==> flow/design.v <==
module system_bus
	#(parameter DATA_WIDTH = 8, 
	parameter ADDR_WIDTH = 14, 
	parameter NO_OF_MASTER = 4, 
	parameter NO_OF_SLAVE = 8,
	parameter [NO_OF_SLAVE*ADDR_WIDTH-1:0] SLAVE_BASE_ADDR = {14'd10, 14'd20, 14'd30, 14'd40, 14'd50, 14'd60, 14'd70, 14'd80}, 
	parameter [NO_OF_SLAVE*ADDR_WIDTH-1:0] SLAVE_END_ADDR = {14'd19, 14'd29, 14'd39, 14'd49, 14'd59, 14'd69, 14'd79, 14'd89}
	) 
	(
	input clk,
	input reset_n,
	input [ADDR_WIDTH*NO_OF_MASTER-1:0]  addr_avm, 
	output [DATA_WIDTH*NO_OF_MASTER-1:0]  readdata_avm,
	input [DATA_WIDTH*NO_OF_MASTER-1:0]  writedata_avm, 
	input [NO_OF_MASTER-1:0]  readen_avm,
	input [NO_OF_MASTER-1:0]  writeen_avm,
	output [NO_OF_MASTER-1:0]  readvalid_avm,
	output [NO_OF_MASTER-1:0]  writevalid_avm,
	input [NO_OF_MASTER-1:0]  waitrequest_avm,
	input [4*NO_OF_MASTER-1:0]priority_no,
	output [ADDR_WIDTH*NO_OF_SLAVE-1:0]  addr_avs,
	input [DATA_WIDTH*NO_OF_SLAVE-1:0]  readdata_avs,
	output [DATA_WIDTH*NO_OF_SLAVE-1:0]  writedata_avs,
	output [NO_OF_SLAVE-1:0]  readen_avs,
	output [NO_OF_SLAVE-1:0]  writeen_avs,
	input [NO_OF_SLAVE-1:0]  readvalid_avs,
	input [NO_OF_SLAVE-1:0]  writevalid_avs,
	output reg [NO_OF_SLAVE-1:0]  waitrequest_avs
	);
	reg [NO_OF_MASTER-1:0] readen_avm_last, writeen_avm_last, readen_avm_reg, writeen_avm_reg;
	reg [NO_OF_MASTER-1:0]  readvalid_avm_reg, readvalid_avm_reg_out, writevalid_avm_reg_out;
	reg [DATA_WIDTH-1:0]  readdata_avm_reg [NO_OF_MASTER-1:0];
	reg [7:0] readvalid_avs_last, writevalid_avs_last;
	reg [DATA_WIDTH-1:0]  readdata_avs_reg [NO_OF_SLAVE-1:0];
	reg [NO_OF_SLAVE-1:0] readvalid_avs_reg;
	reg [NO_OF_SLAVE-1:0] writevalid_avs_reg;
	wire [NO_OF_SLAVE:0] readvalid_avs_reg_x = {1'b0, readvalid_avs_reg};
	wire [NO_OF_SLAVE:0] writevalid_avs_reg_x = {1'b0, writevalid_avs_reg};
	reg [ADDR_WIDTH-1:0] addr_avs_reg [NO_OF_SLAVE-1:0];
	reg [DATA_WIDTH-1:0]  writedata_avs_reg [NO_OF_SLAVE-1:0];
	reg [NO_OF_SLAVE-1:0]  readen_avs_reg, writeen_avs_reg, readen_avs_reg_out, writeen_avs_reg_out;
	wire [ADDR_WIDTH-1:0] addr_avm_wire [NO_OF_MASTER-1:0];
	wire [DATA_WIDTH-1:0] writedata_avm_wire [NO_OF_MASTER-1:0];
	wire [3:0] priority_wire [NO_OF_MASTER-1:0];
	wire [4*NO_OF_MASTER-1:0] priority_no_with_active;
	reg [7:0] free_slaves;
	reg [3:0] last_state_stage_1_2;
	reg [1:0] master_slave_mux_master;
	reg [7:0] slave_master_demux_slave;
	reg [3:0] counter_s_p_master [NO_OF_MASTER-1:0];
	reg [3:0] value_s_p_master [NO_OF_MASTER-1:0];
	reg [7:0] slave_en_flag;
	reg [4:0] s_p_conversion_counter;
	reg [4:0] s_p_conversion_value;
	reg [3:0] s_p_conversion_counter_4;
	reg [3:0] s_p_conversion_value_4;
	reg stage_2_state;
	reg stage_4_state;
	reg [DATA_WIDTH + 2 - 1:0] shift_reg_slave;
	reg [DATA_WIDTH + ADDR_WIDTH + 2-1:0] shift_reg_master;
	reg [3:0] master_enable;
	reg [7:0] last_state_stage_3_4;
	reg [7:0] last_state_stage_3_4_single;
	reg [7:0] slave_active_stage_3;
	wire [31:0] slave_master_priority;
	wire [31:0] slave_master_priority_with_active;
	wire [3:0] master_enable_wire;
	wire m2s_serial_bus,s2m_serial_bus;
	wire [7:0] master_corresponding_slave [3:0];
	wire [3:0] master_active_stage_1;
	reg [3:0] mux_demux_slave_corresponding_master [7:0] ;
	reg [1:0] mux_demux_slave_corresponding_master_2bit [7:0] ;
	reg [2:0] master_corresponding_slave_3bit [NO_OF_MASTER-1:0];
	reg [4:0] counter_s_p_slave [NO_OF_SLAVE-1:0];
	reg [4:0] value_s_p_slave [NO_OF_SLAVE-1:0];
	reg [1:0] state_master_interface [NO_OF_MASTER-1:0];
	reg [1:0] state_slave_interface [NO_OF_SLAVE-1:0];
	reg [7:0] slave_master_mux_slave;
	reg [3:0] slave_master_mux_slave_3b;
	reg [3:0] slave_master_mux_slave_3b_tem;
	reg [3:0] master_releaser_stage;
	reg [7:0] slave_releaser_stage;
	assign master_active_stage_1=(readen_avm_reg | writeen_avm_reg) & (~last_state_stage_1_2) & (~{((master_corresponding_slave[3] & free_slaves) == 8'b0),((master_corresponding_slave[2] & free_slaves) == 8'b0),((master_corresponding_slave[1] & free_slaves) == 8'b0),((master_corresponding_slave[0] & free_slaves) == 8'b0)});
	assign slave_master_priority={priority_wire[mux_demux_slave_corresponding_master_2bit[7]],priority_wire[mux_demux_slave_corresponding_master_2bit[6]],priority_wire[mux_demux_slave_corresponding_master_2bit[5]],priority_wire[mux_demux_slave_corresponding_master_2bit[4]],priority_wire[mux_demux_slave_corresponding_master_2bit[3]],priority_wire[mux_demux_slave_corresponding_master_2bit[2]],priority_wire[mux_demux_slave_corresponding_master_2bit[1]],priority_wire[mux_demux_slave_corresponding_master_2bit[0]]};
	assign readen_avs = readen_avs_reg_out;
	assign writeen_avs = writeen_avs_reg_out;
	assign readvalid_avm=readvalid_avm_reg_out;
	assign writevalid_avm=writevalid_avm_reg_out;
	assign master_enable_wire=master_enable;
	assign m2s_serial_bus=shift_reg_master[DATA_WIDTH + ADDR_WIDTH + 1];
	assign s2m_serial_bus=shift_reg_slave[DATA_WIDTH + 1];
	genvar i, j, k;
	generate
		for ( i=0;i<NO_OF_MASTER;i=i+1)  
			begin : VECTORIZE_INTERFACE_SIGNALS
				assign priority_wire[i]=priority_no[i*4+3:i*4];
				assign addr_avm_wire[i]=addr_avm[(i+1)*ADDR_WIDTH-1:i*ADDR_WIDTH];
				assign writedata_avm_wire[i]=writedata_avm[(i+1)*DATA_WIDTH-1:i*DATA_WIDTH];
			end
		for ( k=0;k<NO_OF_MASTER;k=k+1)  
			begin : ADDRESS_DECODING_0  
				for ( i=0;i<NO_OF_SLAVE;i=i+1)
					begin : ADDRESS_DECODING_1
						assign master_corresponding_slave[k][i]=(addr_avm[ADDR_WIDTH*k-1+ADDR_WIDTH:ADDR_WIDTH*k] >= SLAVE_BASE_ADDR[(i+1)*ADDR_WIDTH-1:i*ADDR_WIDTH])? ((addr_avm[ADDR_WIDTH*k-1+ADDR_WIDTH:ADDR_WIDTH*k] <= SLAVE_END_ADDR[(i+1)*ADDR_WIDTH-1:i*ADDR_WIDTH])? 1'b1:1'b0):1'b0 ;
					end
			end
		for ( i=0;i<NO_OF_MASTER;i=i+1)  
			begin : BIT_CONVERSION_8_3
				always @(*)
					begin
						case(master_corresponding_slave[i])
							8'b00000001:
								begin
									master_corresponding_slave_3bit[i]=3'b000;
								end
							8'b00000010:
								begin
									master_corresponding_slave_3bit[i]=3'b001;
								end
							8'b00000100:
								begin
									master_corresponding_slave_3bit[i]=3'b010;
								end
							8'b00001000:
								begin
									master_corresponding_slave_3bit[i]=3'b011;
								end
							8'b00010000:
								begin
									master_corresponding_slave_3bit[i]=3'b100;
								end
							8'b00100000:
								begin
									master_corresponding_slave_3bit[i]=3'b101;
								end
							8'b01000000:
								begin
									master_corresponding_slave_3bit[i]=3'b110;
								end
							8'b10000000:
								begin
									master_corresponding_slave_3bit[i]=3'b111;
								end
							default:
								begin
									master_corresponding_slave_3bit[i]=3'b00;
								end
						endcase
					end
			end
		for ( i=0;i<NO_OF_MASTER;i=i+1)  
			begin : IDENTIFY_MASTER_REQUEST_DECTING_WITH_EDGE
				always @(posedge clk or negedge reset_n)
					if (~reset_n)
						begin
							readen_avm_reg[i]<=1'b0;
							writeen_avm_reg[i]<=1'b0;
						end
					else
					begin
						case({((~readen_avm_last[i]) & readen_avm[i]), master_releaser_stage[i]})
							2'b10,2'b11:
								begin
									readen_avm_reg[i]<=1'b1;
								end
							2'b01:
								begin
									readen_avm_reg[i]<=1'b0;
								end
							2'b00:
								begin
									readen_avm_reg[i]<=readen_avm_reg[i];
								end
							default:
								begin
									readen_avm_reg[i]<=1'b0;
								end
						endcase
						case({((~writeen_avm_last[i]) & writeen_avm[i]), master_releaser_stage[i]})
							2'b10,2'b11:
								begin
									writeen_avm_reg[i]<=1'b1;
								end
							2'b01:
								begin
									writeen_avm_reg[i]<=1'b0;
								end
							2'b00:
								begin
									writeen_avm_reg[i]<=writeen_avm_reg[i];
								end
							default:
								begin
									writeen_avm_reg[i]<=1'b0;
								end
						endcase
					end
			end
		for ( i=0;i<NO_OF_SLAVE;i=i+1)  
			begin : BIT_CONVERSION_4_2
				always @(*)
					begin
						case(mux_demux_slave_corresponding_master[i])
							4'b0001:
								begin
									mux_demux_slave_corresponding_master_2bit[i]=2'b00;
								end
							4'b0010:
								begin
									mux_demux_slave_corresponding_master_2bit[i]=2'b01;
								end
							4'b0100:
								begin
									mux_demux_slave_corresponding_master_2bit[i]=2'b10;
								end
							4'b1000:
								begin
									mux_demux_slave_corresponding_master_2bit[i]=2'b11;
								end
							default:
								begin
									mux_demux_slave_corresponding_master_2bit[i]=2'b00;
								end
						endcase
					end
			end
		for ( i=0;i<NO_OF_MASTER;i=i+1)  
			begin : DETECT_MASTER_REQUESTS_WITH_PRIORITY
				assign priority_no_with_active[i*4]=priority_no[i*4] & master_active_stage_1[i];
				assign priority_no_with_active[i*4+1]=priority_no[i*4+1] & master_active_stage_1[i];
				assign priority_no_with_active[i*4+2]=priority_no[i*4+2] & master_active_stage_1[i];
				assign priority_no_with_active[i*4+3]=priority_no[i*4+3] & master_active_stage_1[i];
			end
		for ( i=0;i<NO_OF_SLAVE;i=i+1)  
			begin : DETECT_SLAVE_READY_WITH_PRIORITY
				assign slave_master_priority_with_active[i*4]=slave_master_priority[i*4] & slave_active_stage_3[i];
				assign slave_master_priority_with_active[i*4+1]=slave_master_priority[i*4+1] & slave_active_stage_3[i];
				assign slave_master_priority_with_active[i*4+2]=slave_master_priority[i*4+2] & slave_active_stage_3[i];
				assign slave_master_priority_with_active[i*4+3]=slave_master_priority[i*4+3] & slave_active_stage_3[i];
			end
		for (i=0;i<NO_OF_SLAVE;i=i+1)  
			begin : SAMPLE_DATA_FROM_SLAVE_INTERFACE
				assign writedata_avs[(i+1)*DATA_WIDTH-1:i*DATA_WIDTH] = writedata_avs_reg[i];
				assign addr_avs[(i+1)*ADDR_WIDTH-1:i*ADDR_WIDTH]=addr_avs_reg[i]-SLAVE_BASE_ADDR[i];
				always @(posedge clk or negedge reset_n)	
					begin
						if (~reset_n)
							begin
								readvalid_avs_reg[i]<=1'b0;
								writevalid_avs_reg[i]<=1'b0;
								readdata_avs_reg[i]<=8'b0;
								waitrequest_avs[i]<=1'b0;
							end
						else	
							begin
								case ({(readvalid_avs[i] & (~readvalid_avs_last[i])),(writevalid_avs[i] & (~writevalid_avs_last[i]))})
									2'b11:
										begin
											readvalid_avs_reg[i]<=readvalid_avs[i];
											writevalid_avs_reg[i]<=writevalid_avs[i];
											readdata_avs_reg[i]<=readdata_avs[i*8+7:i*8];
											waitrequest_avs[i]<=1'b1;
										end
									2'b10:
										begin
											readvalid_avs_reg[i]<=readvalid_avs[i];
											writevalid_avs_reg[i]<=writevalid_avs[i];
											readdata_avs_reg[i]<=readdata_avs[i*8+7:i*8];
											waitrequest_avs[i]<=1'b1;
										end
									2'b01:
										begin
											readvalid_avs_reg[i]<=readvalid_avs[i];
											writevalid_avs_reg[i]<=writevalid_avs[i];
											readdata_avs_reg[i]<=readdata_avs_reg[i];
											waitrequest_avs[i]<=1'b1;
										end
									2'b00:
										begin
											readvalid_avs_reg[i]<=readvalid_avs_reg[i];
											writevalid_avs_reg[i]<=writevalid_avs_reg[i];
											readdata_avs_reg[i]<=readdata_avs_reg[i];
											waitrequest_avs[i]<=1'b0;
										end
									default:
										begin
											readvalid_avs_reg[i]<=1'b0;
											writevalid_avs_reg[i]<=1'b0;
											readdata_avs_reg[i]<=8'b0;
											waitrequest_avs[i]<=1'b0;
										end
								endcase
							end
					end
			end
		for (j=0;j<NO_OF_SLAVE;j=j+1)  
			begin : SERIAL_TO_PARALLEL_CONVERSION_AT_SLAVE_INTERFACES
				always @(posedge clk or negedge reset_n) 
					begin
						if(~reset_n)
							begin
								counter_s_p_slave[j]<=5'b0;
								value_s_p_slave[j]<=5'b0;	
								state_slave_interface[j]<=2'b0;
								writeen_avs_reg[j] <= 1'b0;
								readen_avs_reg[j] <= 1'b0;
								addr_avs_reg[j]<={ADDR_WIDTH{1'b0}};
								writedata_avs_reg[j]<=8'b0;
								writeen_avs_reg_out[j]<=1'b0;
								readen_avs_reg_out[j] <=1'b0;
							end
						else	
							begin
								case(state_slave_interface[j])
									2'b0:
										begin
											writeen_avs_reg[j] <= writeen_avs_reg[j];
											counter_s_p_slave[j]<=5'b0;
											writedata_avs_reg[j]<=writedata_avs_reg[j];
											addr_avs_reg[j]<=addr_avs_reg[j];
											value_s_p_slave[j]<=value_s_p_slave[j];
											if (slave_en_flag[j])
												begin
													state_slave_interface[j] <=2'b1;
													readen_avs_reg[j] <= m2s_serial_bus;
												end
											else
												begin
													state_slave_interface[j] <=2'b0;
													readen_avs_reg[j] <= 1'b0;
												end
											if (writeen_avs_reg_out[j] & writevalid_avs[j])
												begin
													writeen_avs_reg_out[j]<=1'b0;
												end
											else
												begin
													writeen_avs_reg_out[j]<=writeen_avs_reg_out[j];
												end
											if (readen_avs_reg_out[j] & readvalid_avs[j])
												begin
													readen_avs_reg_out[j] <=1'b0;
												end
											else
												begin
													readen_avs_reg_out[j] <=readen_avs_reg_out[j];
												end		
										end
									2'b01:
										begin
											writeen_avs_reg[j] <= m2s_serial_bus;
											readen_avs_reg[j] <= readen_avs_reg[j];			
											counter_s_p_slave[j]<=5'b0;
											state_slave_interface[j] <=2'b10;			
											writedata_avs_reg[j]<=writedata_avs_reg[j];
											addr_avs_reg[j]<=addr_avs_reg[j];			
											if(readen_avs_reg[j])
												begin
													value_s_p_slave[j]<=ADDR_WIDTH-1'b1;
												end
											else
												begin
													value_s_p_slave[j]<=ADDR_WIDTH+DATA_WIDTH-1'b1;
												end
											if (writeen_avs_reg_out[j] & writevalid_avs[j])
												begin
													writeen_avs_reg_out[j]<=1'b0;
												end
											else
												begin
													writeen_avs_reg_out[j]<=writeen_avs_reg_out[j];
												end
											if (readen_avs_reg_out[j] & readvalid_avs[j])
												begin
													readen_avs_reg_out[j] <=1'b0;
												end
											else
												begin
													readen_avs_reg_out[j] <=readen_avs_reg_out[j];
												end
										end
									2'b10:
										begin
											writeen_avs_reg[j] <= writeen_avs_reg[j];
											readen_avs_reg[j] <= readen_avs_reg[j];
											value_s_p_slave[j]<=value_s_p_slave[j];
											writedata_avs_reg[j]<={writedata_avs_reg[j],addr_avs_reg[j][ADDR_WIDTH-1]};			
											addr_avs_reg[j]<={addr_avs_reg[j],m2s_serial_bus};			
										if(value_s_p_slave[j] == counter_s_p_slave[j] )
											begin
												counter_s_p_slave[j]<=5'd0;
												writeen_avs_reg_out[j]<=writeen_avs_reg[j];
												readen_avs_reg_out[j] <= readen_avs_reg[j];
												state_slave_interface[j] <=2'b0;
											end
										else			
											begin
												counter_s_p_slave[j]<=counter_s_p_slave[j]+5'd1;
												writeen_avs_reg_out[j]<=writeen_avs_reg_out[j];
												readen_avs_reg_out[j] <=readen_avs_reg_out[j];
												state_slave_interface[j] <=2'b10;
											end					
										end
									default:
										begin
											counter_s_p_slave[j]<=5'b0;
											value_s_p_slave[j]<=5'b0;	
											state_slave_interface[j]<=2'b0;
											writeen_avs_reg[j] <= 1'b0;
											readen_avs_reg[j] <= 1'b0;
											addr_avs_reg[j]<={ADDR_WIDTH{1'b0}};
											writedata_avs_reg[j]<=8'b0;
											writeen_avs_reg_out[j]<=1'b0;
											readen_avs_reg_out[j] <=1'b0;
										end		
								endcase
							end
					end
		end
		for (j=0;j<NO_OF_MASTER;j=j+1) 
			begin : SERIAL_TO_PARALLEL_CONVERSION_AT_MASTER_INTERFACES
				assign readdata_avm[(j+1)*DATA_WIDTH-1:j*DATA_WIDTH]=readdata_avm_reg[j];
				always @(posedge clk or negedge reset_n) 
					begin
						if(~reset_n)
							begin
								counter_s_p_master[j]<=4'b0;
								value_s_p_master[j]<=4'b0;	
								state_master_interface[j]<=2'b0;
								readdata_avm_reg[j] <= 8'b0;
								readvalid_avm_reg[j] <= 1'b0;
								readvalid_avm_reg_out[j] <= 1'b0;
								writevalid_avm_reg_out[j] <= 1'b0;
							end
						else	
							begin
								case(state_master_interface[j])
									2'b0:
										begin
											counter_s_p_master[j]<=4'b0;
											value_s_p_master[j]<=value_s_p_master[j];
											readdata_avm_reg[j] <= readdata_avm_reg[j];
											if (master_enable_wire[j])
												begin
													state_master_interface[j] <=2'b1;
												end
											else
												begin
													state_master_interface[j] <=2'b0;
												end
											casex({master_enable_wire[j],(readen_avm[j] | writeen_avm[j] | waitrequest_avm[j])})
												2'b1x:
													begin
														readvalid_avm_reg[j] <= s2m_serial_bus;
														readvalid_avm_reg_out[j] <= 1'b0;
														writevalid_avm_reg_out[j] <= 1'b0;
													end
												2'b01:
													begin
														readvalid_avm_reg[j] <= readvalid_avm_reg[j];
														readvalid_avm_reg_out[j] <= readvalid_avm_reg_out[j];
														writevalid_avm_reg_out[j] <= writevalid_avm_reg_out[j];
													end
												2'b00:
													begin
														readvalid_avm_reg[j] <= 1'b0;
														readvalid_avm_reg_out[j] <= 1'b0;
														writevalid_avm_reg_out[j] <= 1'b0;
													end
												default:
													begin
														readvalid_avm_reg[j] <= 1'b0;
														readvalid_avm_reg_out[j] <= 1'b0;
														writevalid_avm_reg_out[j] <= 1'b0;
													end
											endcase
										end
									2'b01:
										begin
											counter_s_p_master[j]<=4'b0;
											readvalid_avm_reg[j] <= readvalid_avm_reg[j];
											if(readvalid_avm_reg[j])
												begin
													value_s_p_master[j]<=DATA_WIDTH-1'b1;
													state_master_interface[j] <=2'b10;
													writevalid_avm_reg_out[j] <= s2m_serial_bus;
												end
											else													
												begin
													value_s_p_master[j]<=4'd0;
													state_master_interface[j] <=2'b0;
													writevalid_avm_reg_out[j] <= s2m_serial_bus;
												end
											readvalid_avm_reg_out[j] <= 1'b0;
											readdata_avm_reg[j] <= readdata_avm_reg[j];
										end
									2'b10:
										begin
											value_s_p_master[j]<=value_s_p_master[j];
											readvalid_avm_reg[j] <= readvalid_avm_reg[j];
											readdata_avm_reg[j] <= {readdata_avm_reg[j],s2m_serial_bus}; 
											writevalid_avm_reg_out[j] <= 1'b0;
											if(value_s_p_master[j] == counter_s_p_master[j] )
												begin
													counter_s_p_master[j]<=4'd0;
													readvalid_avm_reg_out[j] <= readvalid_avm_reg[j];
													state_master_interface[j] <=2'b0;
												end
											else
												begin
													counter_s_p_master[j]<=counter_s_p_master[j]+4'd1;
													readvalid_avm_reg_out[j] <= 1'b0;
													state_master_interface[j] <=2'b10;
												end	
										end
									default:
										begin
											readdata_avm_reg[j] <= 8'b0;
											counter_s_p_master[j]<=4'b0;
											value_s_p_master[j]<=4'b0;	
											state_master_interface[j]<=2'b0;
											readvalid_avm_reg[j] <= 1'b0;
											readvalid_avm_reg_out[j] <= 1'b0;
											writevalid_avm_reg_out[j] <= 1'b0;
										end
								endcase
							end
					end
		end
	endgenerate
	always @(posedge clk or negedge reset_n)
		begin
			if(~reset_n)
				begin
					readvalid_avs_last<=8'b0;
					writevalid_avs_last<=8'b0;
					readen_avm_last<=8'b0;
					writeen_avm_last<=8'b0;
				end
			else
				begin
					readvalid_avs_last<=readvalid_avs;
					writevalid_avs_last<=writevalid_avs;
					readen_avm_last<=readen_avm;
					writeen_avm_last<=writeen_avm;
				end
		end
	always @(posedge clk or negedge reset_n) 
		begin
			if (~reset_n)
				begin
					master_slave_mux_master <=2'b0;
					slave_master_demux_slave<=8'b0;
					mux_demux_slave_corresponding_master[0] <= 4'b0;
					mux_demux_slave_corresponding_master[1] <= 4'b0;
					mux_demux_slave_corresponding_master[2] <= 4'b0;
					mux_demux_slave_corresponding_master[3] <= 4'b0;
					mux_demux_slave_corresponding_master[4] <= 4'b0;
					mux_demux_slave_corresponding_master[5] <= 4'b0;
					mux_demux_slave_corresponding_master[6] <= 4'b0;
					mux_demux_slave_corresponding_master[7] <= 4'b0;
				end
			else
				begin      
					casex({priority_no_with_active}) 
						16'b1000xxxxxxxxxxxx:
							begin
								master_slave_mux_master <=2'b11;
								slave_master_demux_slave<=master_corresponding_slave[3];
								mux_demux_slave_corresponding_master[master_corresponding_slave_3bit[3]] <= 4'b1000; 
							end
						16'b0xxx1000xxxxxxxx:
							begin
								master_slave_mux_master <=2'b10;
								slave_master_demux_slave<=master_corresponding_slave[2];
								mux_demux_slave_corresponding_master[master_corresponding_slave_3bit[2]] <= 4'b0100;
							end
						16'b0xxx0xxx1000xxxx:
							begin
								master_slave_mux_master <=2'b01;
								slave_master_demux_slave<=master_corresponding_slave[1];
								mux_demux_slave_corresponding_master[master_corresponding_slave_3bit[1]] <= 4'b0010;
							end
						16'b0xxx0xxx0xxx1000:
							begin
								master_slave_mux_master <=2'b0;
								slave_master_demux_slave<=master_corresponding_slave[0];
								mux_demux_slave_corresponding_master[master_corresponding_slave_3bit[0]] <= 4'b0001;
							end
						16'b01000xxx0xxx0xxx:
							begin
								master_slave_mux_master <=2'b11;
								slave_master_demux_slave<=master_corresponding_slave[3];
								mux_demux_slave_corresponding_master[master_corresponding_slave_3bit[3]] <= 4'b1000;
							end
						16'b00xx01000xxx0xxx:
							begin
								master_slave_mux_master <=2'b10;
								slave_master_demux_slave<=master_corresponding_slave[2];
								mux_demux_slave_corresponding_master[master_corresponding_slave_3bit[2]] <= 4'b0100;
							end
						16'b00xx00xx01000xxx:
							begin
								master_slave_mux_master <=2'b01;
								slave_master_demux_slave<=master_corresponding_slave[1];
								mux_demux_slave_corresponding_master[master_corresponding_slave_3bit[1]] <= 4'b0010;
							end
						16'b00xx00xx00xx0100:
							begin
								master_slave_mux_master <=2'b0;
								slave_master_demux_slave<=master_corresponding_slave[0];
								mux_demux_slave_corresponding_master[master_corresponding_slave_3bit[0]] <= 4'b0001;
							end
						16'b001000xx00xx00xx:
							begin
								master_slave_mux_master <=2'b11;
								slave_master_demux_slave<=master_corresponding_slave[3];
								mux_demux_slave_corresponding_master[master_corresponding_slave_3bit[3]] <= 4'b1000;
							end
						16'b000x001000xx00xx:
							begin
								master_slave_mux_master <=2'b10;
								slave_master_demux_slave<=master_corresponding_slave[2];
								mux_demux_slave_corresponding_master[master_corresponding_slave_3bit[2]] <= 4'b0100;
							end
						16'b000x000x001000xx:
							begin
								master_slave_mux_master <=2'b01;
								slave_master_demux_slave<=master_corresponding_slave[1];
								mux_demux_slave_corresponding_master[master_corresponding_slave_3bit[1]] <= 4'b0010;
							end
						16'b000x000x000x0010:
							begin
								master_slave_mux_master <=2'b0;
								slave_master_demux_slave<=master_corresponding_slave[0];
								mux_demux_slave_corresponding_master[master_corresponding_slave_3bit[0]] <= 4'b0001;
							end
						16'b0001000x000x000x:
							begin
								master_slave_mux_master <=2'b11;
								slave_master_demux_slave<=master_corresponding_slave[3];
								mux_demux_slave_corresponding_master[master_corresponding_slave_3bit[3]] <= 4'b1000;
							end
						16'b00000001000x000x:
							begin
								master_slave_mux_master <=2'b10;
								slave_master_demux_slave<=master_corresponding_slave[2];
								mux_demux_slave_corresponding_master[master_corresponding_slave_3bit[2]] <= 4'b0100;
							end
						16'b000000000001000x:
							begin
								master_slave_mux_master <=2'b01;  
								slave_master_demux_slave<=master_corresponding_slave[1];
								mux_demux_slave_corresponding_master[master_corresponding_slave_3bit[1]] <= 4'b0010;
							end
						16'b0000000000000001:
							begin
								master_slave_mux_master <=2'b0;
								slave_master_demux_slave<=master_corresponding_slave[0];
								mux_demux_slave_corresponding_master[master_corresponding_slave_3bit[0]] <= 4'b0001;
							end
						default:
							begin
								master_slave_mux_master <=2'b0;
								slave_master_demux_slave<=8'b0;
							end
					endcase
				end
		end
	always @(posedge clk or negedge reset_n) 
		begin
			if(~reset_n)
				begin
					slave_en_flag <= 8'b0;
					s_p_conversion_counter <= 5'b0;
					s_p_conversion_value<=5'b0;
					shift_reg_master<={(DATA_WIDTH+ADDR_WIDTH+2){1'b0}};
					last_state_stage_1_2<=4'b0;
					stage_2_state<=1'b0;
					free_slaves<=8'hff;
				end
			else
				begin
					case(stage_2_state)
						1'b0:  
							begin
								s_p_conversion_counter <= 5'b0;
								if (writeen_avm[master_slave_mux_master])
									begin
										s_p_conversion_value <= DATA_WIDTH+ADDR_WIDTH+1'b1; 
										shift_reg_master <= {readen_avm[master_slave_mux_master],writeen_avm[master_slave_mux_master] ,writedata_avm_wire[master_slave_mux_master], addr_avm_wire[master_slave_mux_master]};
									end
								else
									begin
										s_p_conversion_value <= ADDR_WIDTH+1'b1;
										shift_reg_master <= {readen_avm[master_slave_mux_master],writeen_avm[master_slave_mux_master] , addr_avm_wire[master_slave_mux_master], {DATA_WIDTH{1'b0}}};
									end
								if(slave_master_demux_slave!=8'b0)  
									begin 
										slave_en_flag <= slave_master_demux_slave;
										last_state_stage_1_2 <= (last_state_stage_1_2 ^ master_releaser_stage) | (1'b1 << master_slave_mux_master);
										stage_2_state <= 1'b1;
										free_slaves <= ((free_slaves|slave_releaser_stage) ^ slave_master_demux_slave);
									end
								else
									begin
										slave_en_flag<=8'b0;
										stage_2_state <= stage_2_state;
										last_state_stage_1_2 <= (last_state_stage_1_2 ^ master_releaser_stage);
										free_slaves <=(free_slaves|slave_releaser_stage);
									end
							end
						1'b1:
							begin
								s_p_conversion_value<=s_p_conversion_value;  
								slave_en_flag<=8'b0;
								last_state_stage_1_2 <= (last_state_stage_1_2 ^ master_releaser_stage);
								free_slaves<=(free_slaves|slave_releaser_stage);
								shift_reg_master<= {shift_reg_master[DATA_WIDTH+ADDR_WIDTH:0],1'b0};
								if(s_p_conversion_counter == s_p_conversion_value)
									begin
										stage_2_state <= 1'b0;
										s_p_conversion_counter <= 5'b0;
									end
								else
									begin
										stage_2_state <= stage_2_state;
										s_p_conversion_counter <= s_p_conversion_counter + 5'b1;
									end
							end
						default:
							begin
								slave_en_flag <= 8'b0;
								s_p_conversion_counter <= 5'b0;
								s_p_conversion_value<=5'b0;
								shift_reg_master<={(DATA_WIDTH+ADDR_WIDTH+2){1'b0}};
								last_state_stage_1_2<=4'b0;
								stage_2_state<=1'b0;
								free_slaves<=8'hff;
							end
					endcase
				end
		end
	always @(posedge clk or negedge reset_n)
		begin 
			if (~reset_n)
				begin
					slave_active_stage_3<=8'b0;
				end
			else
				begin
					slave_active_stage_3<=(slave_active_stage_3|(((~readvalid_avs_last) & readvalid_avs) |  ((~writevalid_avs_last) & writevalid_avs))) & (~last_state_stage_3_4);
				end
		end
	always @(posedge clk or negedge reset_n) 
		begin
			if (~reset_n)
				begin
					slave_master_mux_slave<=8'b0;
					slave_master_mux_slave_3b <= 4'b0;
				end
			else
				begin          
					if ((slave_master_priority_with_active & 32'b11110000000000000000000000000000) == 32'b10000000000000000000000000000000)
						begin
							slave_master_mux_slave<=8'b10000000; slave_master_mux_slave_3b <= 4'b111;
						end
					else if ((slave_master_priority_with_active & 32'b10001111000000000000000000000000) == 32'b00001000000000000000000000000000)
						begin
							slave_master_mux_slave<=8'b01000000; slave_master_mux_slave_3b <= 4'b110;
						end
					else if ((slave_master_priority_with_active & 32'b10001000111100000000000000000000) == 32'b00000000100000000000000000000000)
						begin
							slave_master_mux_slave<=8'b00100000; slave_master_mux_slave_3b <= 4'b101;
						end
					else if ((slave_master_priority_with_active & 32'b10001000100011110000000000000000) == 32'b00000000000010000000000000000000)
						begin
							slave_master_mux_slave<=8'b00010000; slave_master_mux_slave_3b <= 4'b100;
						end
					else if ((slave_master_priority_with_active & 32'b10001000100010001111000000000000) == 32'b00000000000000001000000000000000)
						begin
							slave_master_mux_slave<=8'b00001000; slave_master_mux_slave_3b <= 4'b011;
						end
					else if ((slave_master_priority_with_active & 32'b10001000100010001000111100000000) == 32'b00000000000000000000100000000000)
						begin
							slave_master_mux_slave<=8'b00000100; slave_master_mux_slave_3b <= 4'b010;
						end
					else if ((slave_master_priority_with_active & 32'b10001000100010001000100011110000) == 32'b00000000000000000000000010000000)
						begin
							slave_master_mux_slave<=8'b00000010; slave_master_mux_slave_3b <= 4'b001;
						end
					else if ((slave_master_priority_with_active & 32'b10001000100010001000100010001111) == 32'b00000000000000000000000000001000)
						begin
							slave_master_mux_slave<=8'b00000001; slave_master_mux_slave_3b <= 4'b000;
						end
					else if ((slave_master_priority_with_active & 32'b11111000100010001000100010001000) == 32'b01000000000000000000000000000000)
						begin
							slave_master_mux_slave<=8'b10000000; slave_master_mux_slave_3b <= 4'b111;
						end
					else if ((slave_master_priority_with_active & 32'b11001111100010001000100010001000) == 32'b00000100000000000000000000000000)
						begin
							slave_master_mux_slave<=8'b01000000; slave_master_mux_slave_3b <= 4'b110;
						end
					else if ((slave_master_priority_with_active & 32'b11001100111110001000100010001000) == 32'b00000000010000000000000000000000)
						begin
							slave_master_mux_slave<=8'b00100000; slave_master_mux_slave_3b <= 4'b101;
						end
					else if ((slave_master_priority_with_active & 32'b11001100110011111000100010001000) == 32'b00000000000001000000000000000000)
						begin
							slave_master_mux_slave<=8'b00010000; slave_master_mux_slave_3b <= 4'b100;
						end
					else if ((slave_master_priority_with_active & 32'b11001100110011001111100010001000) == 32'b00000000000000000100000000000000)
						begin
							slave_master_mux_slave<=8'b00001000; slave_master_mux_slave_3b <= 4'b011;
						end
					else if ((slave_master_priority_with_active & 32'b11001100110011001100111110001000) == 32'b00000000000000000000010000000000)
						begin
							slave_master_mux_slave<=8'b00000100; slave_master_mux_slave_3b <= 4'b010;
						end
					else if ((slave_master_priority_with_active & 32'b11001100110011001100110011111000) == 32'b00000000000000000000000001000000)
						begin
							slave_master_mux_slave<=8'b00000010; slave_master_mux_slave_3b <= 4'b001;
						end
					else if ((slave_master_priority_with_active & 32'b11001100110011001100110011001111) == 32'b00000000000000000000000000000100)
						begin
							slave_master_mux_slave<=8'b00000001; slave_master_mux_slave_3b <= 4'b000;
						end
					else if ((slave_master_priority_with_active & 32'b11111100110011001100110011001100) == 32'b00100000000000000000000000000000)
						begin
							slave_master_mux_slave<=8'b10000000; slave_master_mux_slave_3b <= 4'b111;
						end
					else if ((slave_master_priority_with_active & 32'b11101111110011001100110011001100) == 32'b00000010000000000000000000000000)
						begin
							slave_master_mux_slave<=8'b01000000; slave_master_mux_slave_3b <= 4'b110;
						end
					else if ((slave_master_priority_with_active & 32'b11101110111111001100110011001100) == 32'b00000000001000000000000000000000)
						begin
							slave_master_mux_slave<=8'b00100000; slave_master_mux_slave_3b <= 4'b101;
						end
					else if ((slave_master_priority_with_active & 32'b11101110111011111100110011001100) == 32'b00000000000000100000000000000000)
						begin
							slave_master_mux_slave<=8'b00010000; slave_master_mux_slave_3b <= 4'b100;
						end
					else if ((slave_master_priority_with_active & 32'b11101110111011101111110011001100) == 32'b00000000000000000010000000000000)
						begin
							slave_master_mux_slave<=8'b00001000; slave_master_mux_slave_3b <= 4'b011;
						end
					else if ((slave_master_priority_with_active & 32'b11101110111011101110111111001100) == 32'b00000000000000000000001000000000)
						begin
							slave_master_mux_slave<=8'b00000100; slave_master_mux_slave_3b <= 4'b010;
						end
					else if ((slave_master_priority_with_active & 32'b11101110111011101110111011111100) == 32'b00000000000000000000000000100000)
						begin
							slave_master_mux_slave<=8'b00000010; slave_master_mux_slave_3b <= 4'b001;
						end
					else if ((slave_master_priority_with_active & 32'b11101110111011101110111011101111) == 32'b00000000000000000000000000000010)
						begin
							slave_master_mux_slave<=8'b00000001; slave_master_mux_slave_3b <= 4'b000;
						end
					else if ((slave_master_priority_with_active & 32'b11111110111011101110111011101110) == 32'b00010000000000000000000000000000)
						begin
							slave_master_mux_slave<=8'b10000000; slave_master_mux_slave_3b <= 4'b111;
						end
					else if ((slave_master_priority_with_active & 32'b11111111111011101110111011101110) == 32'b00000001000000000000000000000000)
						begin
							slave_master_mux_slave<=8'b01000000; slave_master_mux_slave_3b <= 4'b110;
						end
					else if ((slave_master_priority_with_active & 32'b11111111111111101110111011101110) == 32'b00000000000100000000000000000000)
						begin
							slave_master_mux_slave<=8'b00100000; slave_master_mux_slave_3b <= 4'b101;
						end
					else if ((slave_master_priority_with_active & 32'b11111111111111111110111011101110) == 32'b00000000000000010000000000000000)
						begin
							slave_master_mux_slave<=8'b00010000; slave_master_mux_slave_3b <= 4'b100;
						end
					else if ((slave_master_priority_with_active & 32'b11111111111111111111111011101110) == 32'b00000000000000000001000000000000)
						begin
							slave_master_mux_slave<=8'b00001000; slave_master_mux_slave_3b <= 4'b011;
						end
					else if ((slave_master_priority_with_active & 32'b11111111111111111111111111101110) == 32'b00000000000000000000000100000000)
						begin
							slave_master_mux_slave<=8'b00000100; slave_master_mux_slave_3b <= 4'b010;
						end
					else if ((slave_master_priority_with_active & 32'b11111111111111111111111111111110) == 32'b00000000000000000000000000010000)
						begin
							slave_master_mux_slave<=8'b00000010; slave_master_mux_slave_3b <= 4'b001;
						end
					else if ((slave_master_priority_with_active & 32'b11111111111111111111111111111111) == 32'b00000000000000000000000000000001)
						begin
							slave_master_mux_slave<=8'b00000001; slave_master_mux_slave_3b <= 4'b000;
						end
					else
						begin
							slave_master_mux_slave<=8'b0; slave_master_mux_slave_3b <= 4'b1000;
						end
				end
		end
	always @(posedge clk or negedge reset_n) 
		begin
			if(!reset_n)
				begin
					s_p_conversion_counter_4 <= 4'b0;
					s_p_conversion_value_4 <= 4'b0;
					stage_4_state <= 1'b0;
					shift_reg_slave <= {(DATA_WIDTH + 2){1'b0}}; 
					last_state_stage_3_4<=8'b0;
					last_state_stage_3_4_single<=8'b0;
					master_enable<=4'b0;
					slave_master_mux_slave_3b_tem<=4'b0;
				end
			else
				begin
					case(stage_4_state)
						1'b0:
							begin
								last_state_stage_3_4_single<=8'b0;
								s_p_conversion_counter_4 <= 4'b0;
								if (readvalid_avs_reg_x[slave_master_mux_slave_3b])
									begin
										shift_reg_slave <= {readvalid_avs_reg_x[slave_master_mux_slave_3b], writevalid_avs_reg_x[slave_master_mux_slave_3b], readdata_avs_reg[slave_master_mux_slave_3b]};
										s_p_conversion_value_4 <= DATA_WIDTH+1'b1;
									end
								else
									begin
										shift_reg_slave <= {readvalid_avs_reg_x[slave_master_mux_slave_3b], writevalid_avs_reg_x[slave_master_mux_slave_3b],{DATA_WIDTH{1'b0}}};
										s_p_conversion_value_4 <= 4'd1;
									end
								if(slave_master_mux_slave!=8'b0)
									begin
										stage_4_state <= 1'b1;
										last_state_stage_3_4<=(last_state_stage_3_4^slave_releaser_stage)| (1'b1 << slave_master_mux_slave_3b);
										master_enable<=mux_demux_slave_corresponding_master[slave_master_mux_slave_3b];
									end
								else
									begin
										stage_4_state <= stage_4_state;
										last_state_stage_3_4<=(last_state_stage_3_4^slave_releaser_stage);
										master_enable<=4'b0;
									end
								slave_master_mux_slave_3b_tem<=slave_master_mux_slave_3b;
							end
						1'b1:
							begin
								slave_master_mux_slave_3b_tem<=slave_master_mux_slave_3b_tem;
								master_enable<=4'b0;
								shift_reg_slave[DATA_WIDTH + 1:0] <= {shift_reg_slave[DATA_WIDTH:0],1'b0};
								last_state_stage_3_4<=(last_state_stage_3_4^slave_releaser_stage);
								if(s_p_conversion_counter_4 == s_p_conversion_value_4)
									begin
										stage_4_state <= 1'b0;
										s_p_conversion_counter_4 <= 4'b0;
										last_state_stage_3_4_single<=(1'b1 << slave_master_mux_slave_3b_tem);
									end
								else
									begin
										stage_4_state <= stage_4_state;
										s_p_conversion_counter_4 <= s_p_conversion_counter_4 + 4'b1;
										last_state_stage_3_4_single<=8'b0;
									end
							end
					endcase
				end
		end
		always @(posedge clk or negedge reset_n)  
			begin
				if (~reset_n)
					begin
						master_releaser_stage<=4'b0;
						slave_releaser_stage<=8'b0;
					end
				else
					begin
						case(last_state_stage_3_4_single)
							8'b10000000:
								begin
									master_releaser_stage<=mux_demux_slave_corresponding_master[7];
									slave_releaser_stage<=8'b10000000;
								end
							8'b01000000:
								begin
									master_releaser_stage<=mux_demux_slave_corresponding_master[6];
									slave_releaser_stage<=8'b01000000;
								end
							8'b00100000:
								begin
									master_releaser_stage<=mux_demux_slave_corresponding_master[5];
									slave_releaser_stage<=8'b00100000;
								end
							8'b00010000:
								begin
									master_releaser_stage<=mux_demux_slave_corresponding_master[4];
									slave_releaser_stage<=8'b00010000;
								end
							8'b00001000:
								begin
									master_releaser_stage<=mux_demux_slave_corresponding_master[3];
									slave_releaser_stage<=8'b00001000;
								end
							8'b00000100:
								begin
									master_releaser_stage<=mux_demux_slave_corresponding_master[2];
									slave_releaser_stage<=8'b00000100;
								end
							8'b00000010:
								begin
									master_releaser_stage<=mux_demux_slave_corresponding_master[1];
									slave_releaser_stage<=8'b00000010;
								end
							8'b00000001:
								begin
									master_releaser_stage<=mux_demux_slave_corresponding_master[0];
									slave_releaser_stage<=8'b00000001;
								end
							default:
								begin
									master_releaser_stage<=4'b0;
									slave_releaser_stage<=8'b0;
								end
						endcase		
					end
			end
endmodule
* Step by step through the tools: system_bus
Tool output for the design above, in the order of the flow. Lines are those of the file above, counted from 1. Not given: --
Design: top module system_bus, clock clk, standard-cell library sky130hd, corner tt_025C_1v80

* Elaborated design
Source: Yosys, flattened and elaborated. Widths are those after wreduce. Registers that Yosys merges into a memory's read port (data or address) are not register bits. Print and check cells do not count. Equal cells are merged and count once.
Operators by class: equality and inequality tests 320, div/mod/pow operators 0, reduce/logical cells 157, shift operators 7, $mul 0, bitwise logic cells 149, order comparisons 64, $add $sub $neg 16, multiplexer cells 470
Operators by type and width (count):
- 2-to-1 mux 4 bit | 78
- 2-to-1 mux 8 bit | 37
- parallel mux 8 bit (select 2 bit) | 16
- parallel mux 4 bit (select 4 bit) | 16
- parallel mux 14 bit (select 2 bit) | 8
- greater-or-equal comparator 14 x 6 -> 1 bit (second input constant) | 12
- less-or-equal comparator 14 x 6 -> 1 bit (second input constant) | 12
- less-or-equal comparator 14 x 7 -> 1 bit (second input constant) | 12
- 2-to-1 mux 1 bit | 145
- 2-to-1 mux 5 bit | 28
- parallel mux 1 bit (select 2 bit) | 66
- OR reduction 2 bit | 64
- parallel mux 8 bit (select 8 bit) | 2
- parallel mux 2 bit (select 3 bit) | 21
- equality test 2 bit (second input constant) | 62
- greater-or-equal comparator 14 x 5 -> 1 bit (second input constant) | 8
- less-or-equal comparator 14 x 5 -> 1 bit (second input constant) | 8
- greater-or-equal comparator 14 x 7 -> 1 bit (second input constant) | 8
- inequality test 2 x 1 -> 1 bit (second input constant) | 48
- parallel mux 5 bit (select 2 bit) | 9
- AND 1 bit | 88
- parallel mux 3 bit (select 7 bit) | 4
- equality test 2 x 1 -> 1 bit (second input constant) | 41
- logical NOT 2 bit | 41
- parallel mux 8 bit (select 4 bit) | 2
- parallel mux 4 bit (select 8 bit) | 2
- equality test 3 bit (second input constant) | 20
- greater-or-equal comparator 14 x 4 -> 1 bit (second input constant) | 4
Other operator kinds: 90; their cells: 321.
Word-level totals: latch bits 0, bits in registers 680, bits in read-only memories 0, clocked read ports x word width 0, input port bits 198, memories kept 0, cells after elaboration 1357, memory bits (writable) 0

* Depth
Depth = most cells in a row (Yosys ltp): at word level without a register or memory, in the mapped netlist without a sequential cell, where the memories' decode and read muxes count.
Depth: depth in word-level cells 38, ABC_AREA 1, gate-level depth with buffers 24, depth with buffers taken out 24

* Netlist
Yosys stat after the flow's synthesis: flattened, memories mapped to cells. It holds for the ABC_AREA given above (unset counts as 0); a run with the other value may have another netlist. The area totals of this step are shown rounded.
Mapped netlist: flip-flops 660, area of sequential cells 16540 µm², synthesis area 33850 µm², buffer cells 146, standard cells after synthesis 4150
Cell types:
- sky130_fd_sc_hd__dfrtp_1 | count 640, total area 1.6E+04 µm²
- sky130_fd_sc_hd__nand2_1 | count 704, total area 2.64E+03 µm²
- sky130_fd_sc_hd__inv_1 | count 523, total area 1.96E+03 µm²
- sky130_fd_sc_hd__nand3_1 | count 380, total area 1.9E+03 µm²
- sky130_fd_sc_hd__nor2_1 | count 460, total area 1.73E+03 µm²
- sky130_fd_sc_hd__o21ai_0 | count 345, total area 1.73E+03 µm²
- sky130_fd_sc_hd__nand4_1 | count 162, total area 1.01E+03 µm²
- sky130_fd_sc_hd__mux2_2 | count 48, total area 540.518 µm²
- sky130_fd_sc_hd__dfstp_2 | count 20, total area 525.504 µm²
- sky130_fd_sc_hd__o31ai_1 | count 69, total area 517.997 µm²
- sky130_fd_sc_hd__xor2_1 | count 55, total area 481.712 µm²
- sky130_fd_sc_hd__a21oi_1 | count 90, total area 450.432 µm²
- sky130_fd_sc_hd__clkbuf_1 | count 119, total area 446.678 µm²
- sky130_fd_sc_hd__a221oi_1 | count 41, total area 359.094 µm²
- sky130_fd_sc_hd__nor3_1 | count 71, total area 355.341 µm²
- sky130_fd_sc_hd__xnor2_1 | count 38, total area 332.819 µm²
- sky130_fd_sc_hd__o22ai_1 | count 38, total area 237.728 µm²
- sky130_fd_sc_hd__ha_1 | count 16, total area 200.192 µm²
Not listed: further types 46, cells in them 331.

* Path before layout
OpenSTA on the mapped netlist: ideal clock, no wires. The path of least setup slack (recovery checks aside). Input and output delay are each 20% of the period. Register names are those of the netlist, which keeps one name where synthesis merged equal registers.
Timing path after synthesis: path type input-to-reg, start point in addr_avm[3], end point reg mux_demux_slave_corresponding_master[5][3], path delay 2.046 ns, launch time at the first pin 1.400 ns, slack 3.555 ns, buffers on the path 2, setup time 0.118 ns, arrival 3.328 ns, driving pins on the path 22, data required time 6.882 ns, external input delay 1.400 ns, period 7.0 ns, period reached after synthesis 3.445 ns
"path delay" is the arrival time less input delay plus setup time. "driving pins on the path": output pins that drive a net of the path, with the launching flip-flop's if there is one; two outputs of one cell count as two. "period reached after synthesis" is the clock period less the worst setup slack; recovery checks do not enter. This is arithmetic on one report: input and output delays are still those of the set period (20% each). The rows between start and end are the longest chain of elaborated cells between them; the timing report does not say that the signal goes this way. Where chains are equally long, one stands for them. A line is the first line of the expression or statement that the cell stems from. Yosys adds cells for indexed reads and writes and turns some case tables into memories. At most two assigning lines are given for a register; there are more.
Between the ends, after synthesis: path through sky130_fd_sc_hd__buf_2 -> sky130_fd_sc_hd__nor2_2 -> sky130_fd_sc_hd__nand2_1 -> sky130_fd_sc_hd__nand2_1 -> sky130_fd_sc_hd__nor2_4 -> sky130_fd_sc_hd__nand2_1 -> sky130_fd_sc_hd__nand2_1 -> sky130_fd_sc_hd__nor2_1 -> sky130_fd_sc_hd__nand4_4 -> sky130_fd_sc_hd__nand3_4 -> sky130_fd_sc_hd__nand2_1 -> sky130_fd_sc_hd__inv_2 -> sky130_fd_sc_hd__nand2_1 -> sky130_fd_sc_hd__inv_2 -> sky130_fd_sc_hd__nand3_2 -> sky130_fd_sc_hd__nand3_4 -> sky130_fd_sc_hd__buf_6 -> sky130_fd_sc_hd__nand3_2 -> sky130_fd_sc_hd__nand2_1 -> sky130_fd_sc_hd__inv_2 -> sky130_fd_sc_hd__nand3_1 -> sky130_fd_sc_hd__nand2_1, cells in the longest elaborated chain 12
Ends and longest elaborated chain, after synthesis:
- from (decl) | line 12 | input [ADDR_WIDTH*NO_OF_MASTER-1:0] addr_avm,
- less-or-equal comparator 14 x 7 -> 1 bit | line 104 | assign master_corresponding_slave[k][i]=(addr_avm[ADDR_WIDTH*k-1+ADDR_WIDTH:ADDR_WIDTH*k] >= SLAVE_BASE_ADDR[( ...
- 2-to-1 mux 1 bit x2 | line 104
- AND 8 bit | line 83 | assign master_active_stage_1=(readen_avm_reg | writeen_avm_reg) & (~last_state_stage_1_2) & (~{((master_corres ...
- logical NOT 8 bit | line 83
- NOT 4 bit | line 83
- AND 4 bit | line 83
- AND 1 bit | line 229 | assign priority_no_with_active[i*4]=priority_no[i*4] & master_active_stage_1[i];
- equality test 16 x 1 -> 1 bit | line 565 | casex({priority_no_with_active})
- OR reduction 4 bit
- inequality test 2 x 1 -> 1 bit
- AND reduction 5 bit
- to (assign) | line 559 | mux_demux_slave_corresponding_master[5] <= 4'b0;
- to (assign) | line 570 | mux_demux_slave_corresponding_master[master_corresponding_slave_3bit[3]] <= 4'b1000;
- to (decl) | line 71 | reg [3:0] mux_demux_slave_corresponding_master [7:0] ;

* Worst path after layout
Path of least setup slack in the final report of run 1 (OpenROAD, finished layout, wires in). Where an end is a register, its clock arrival counts in the times.
Timing path after layout: path type reg-to-output, start point reg addr_avs_reg[6][2], end point out addr_avs[97], launch time at the first pin 0.67 ns, buffers on the path 1, slack 0.98 ns, period 5.33 ns, arrival 3.29 ns, external output delay 1.07 ns, data required time 4.26 ns, driving pins on the path 8
The rows between start and end are the longest chain of elaborated cells between them; the timing report does not say that the signal goes this way. Where chains are equally long, one stands for them. At most two assigning lines are given for a register; there are more.
Between the ends, after layout: path through sky130_fd_sc_hd__dfrtp_1 -> sky130_fd_sc_hd__nor2_1 -> sky130_fd_sc_hd__nand3_1 -> sky130_fd_sc_hd__nor4_1 -> sky130_fd_sc_hd__nand4_1 -> sky130_fd_sc_hd__nor3_1 -> sky130_fd_sc_hd__xor2_1 -> sky130_fd_sc_hd__clkdlybuf4s50_1, cells in the longest elaborated chain 1
Ends and longest elaborated chain, after layout:
- from (decl) | line 39 | reg [ADDR_WIDTH-1:0] addr_avs_reg [NO_OF_SLAVE-1:0];
- from (assign) | line 320 | addr_avs_reg[j]<=addr_avs_reg[j];
- from (assign) | line 356 | addr_avs_reg[j]<=addr_avs_reg[j];
- subtractor 14 x 1 -> 14 bit | line 244 | assign addr_avs[(i+1)*ADDR_WIDTH-1:i*ADDR_WIDTH]=addr_avs_reg[i]-SLAVE_BASE_ADDR[i];
- to (decl) | line 21 | output [ADDR_WIDTH*NO_OF_SLAVE-1:0] addr_avs,

FLOW RESULTS
============

3 stored runs of system_bus in the flow (synthesis by Yosys, layout by OpenROAD, sky130hd cells), in arbitrary order. Constraints: input delay and output delay 20% of the set period each, output load 0.01 pF.
"achieved period" means the clock period less the worst setup slack. The figure is calculated, with input and output delays left at 20% of the set period.
"allowed time less slack (worst setup path)" means the part of the period allowed to the worst setup path (the constraints hold back 20% at inputs and 20% at outputs) less its slack; where the path has registers, the arrival times of their clocks count too.
"power" rests on the timing tool's default activity at the inputs, not on a simulated workload.
The measured numbers are rounded.

* Run 1 | settings: ABC_AREA 1; CAP_MARGIN 25; CELL_PAD_IN_SITES_DETAIL_PLACEMENT 0; CELL_PAD_IN_SITES_GLOBAL_PLACEMENT 1; CORE_ASPECT_RATIO 0.85; CORE_MARGIN 4; CORE_UTILIZATION 17; CTS_CLUSTER_SIZE 72; HOLD_SLACK_MARGIN 0.02; PLACE_DENSITY_LB_ADDON 0.09; SETUP_SLACK_MARGIN 0.43; SLEW_MARGIN 15; TNS_END_PERCENT 35; period_ns 5.33 | results: utilization of the finished layout 0.226; standard-cell area after routing 44,570 µm²; allowed time less slack (worst setup path) 3.29 ns; critical path kind reg-to-output; achieved period 4.354 ns; synthesized cell area 33,850 µm²; total negative slack on setup checks 0.000 ns; die area 206,400 µm²; lowest setup slack 0.976 ns; power 13.07 mW
* Run 2 | settings: CORE_UTILIZATION 40; PLACE_DENSITY 0.6; period_ns 7.0; CAP_MARGIN 20; CORE_MARGIN 2; SLEW_MARGIN 20 | results: allowed time less slack (worst setup path) 3.68 ns; critical path kind input-to-reg; utilization of the finished layout 0.502; power 10.01 mW; synthesized cell area 31,880 µm²; achieved period 5.075 ns; total negative slack on setup checks 0.000 ns; standard-cell area after routing 39,690 µm²; die area 81,980 µm²; lowest setup slack 1.925 ns
* Run 3 | settings: CORE_UTILIZATION 40; PLACE_DENSITY 0.6; period_ns 4.3; CAP_MARGIN 20; CORE_MARGIN 2; SLEW_MARGIN 20 | results: lowest setup slack 0.380 ns; total negative slack on setup checks 0.000 ns; achieved period 3.920 ns; utilization of the finished layout 0.52; standard-cell area after routing 41,040 µm²; allowed time less slack (worst setup path) 3.06 ns; critical path kind input-to-reg; power 16.32 mW; synthesized cell area 31,880 µm²; die area 81,980 µm²
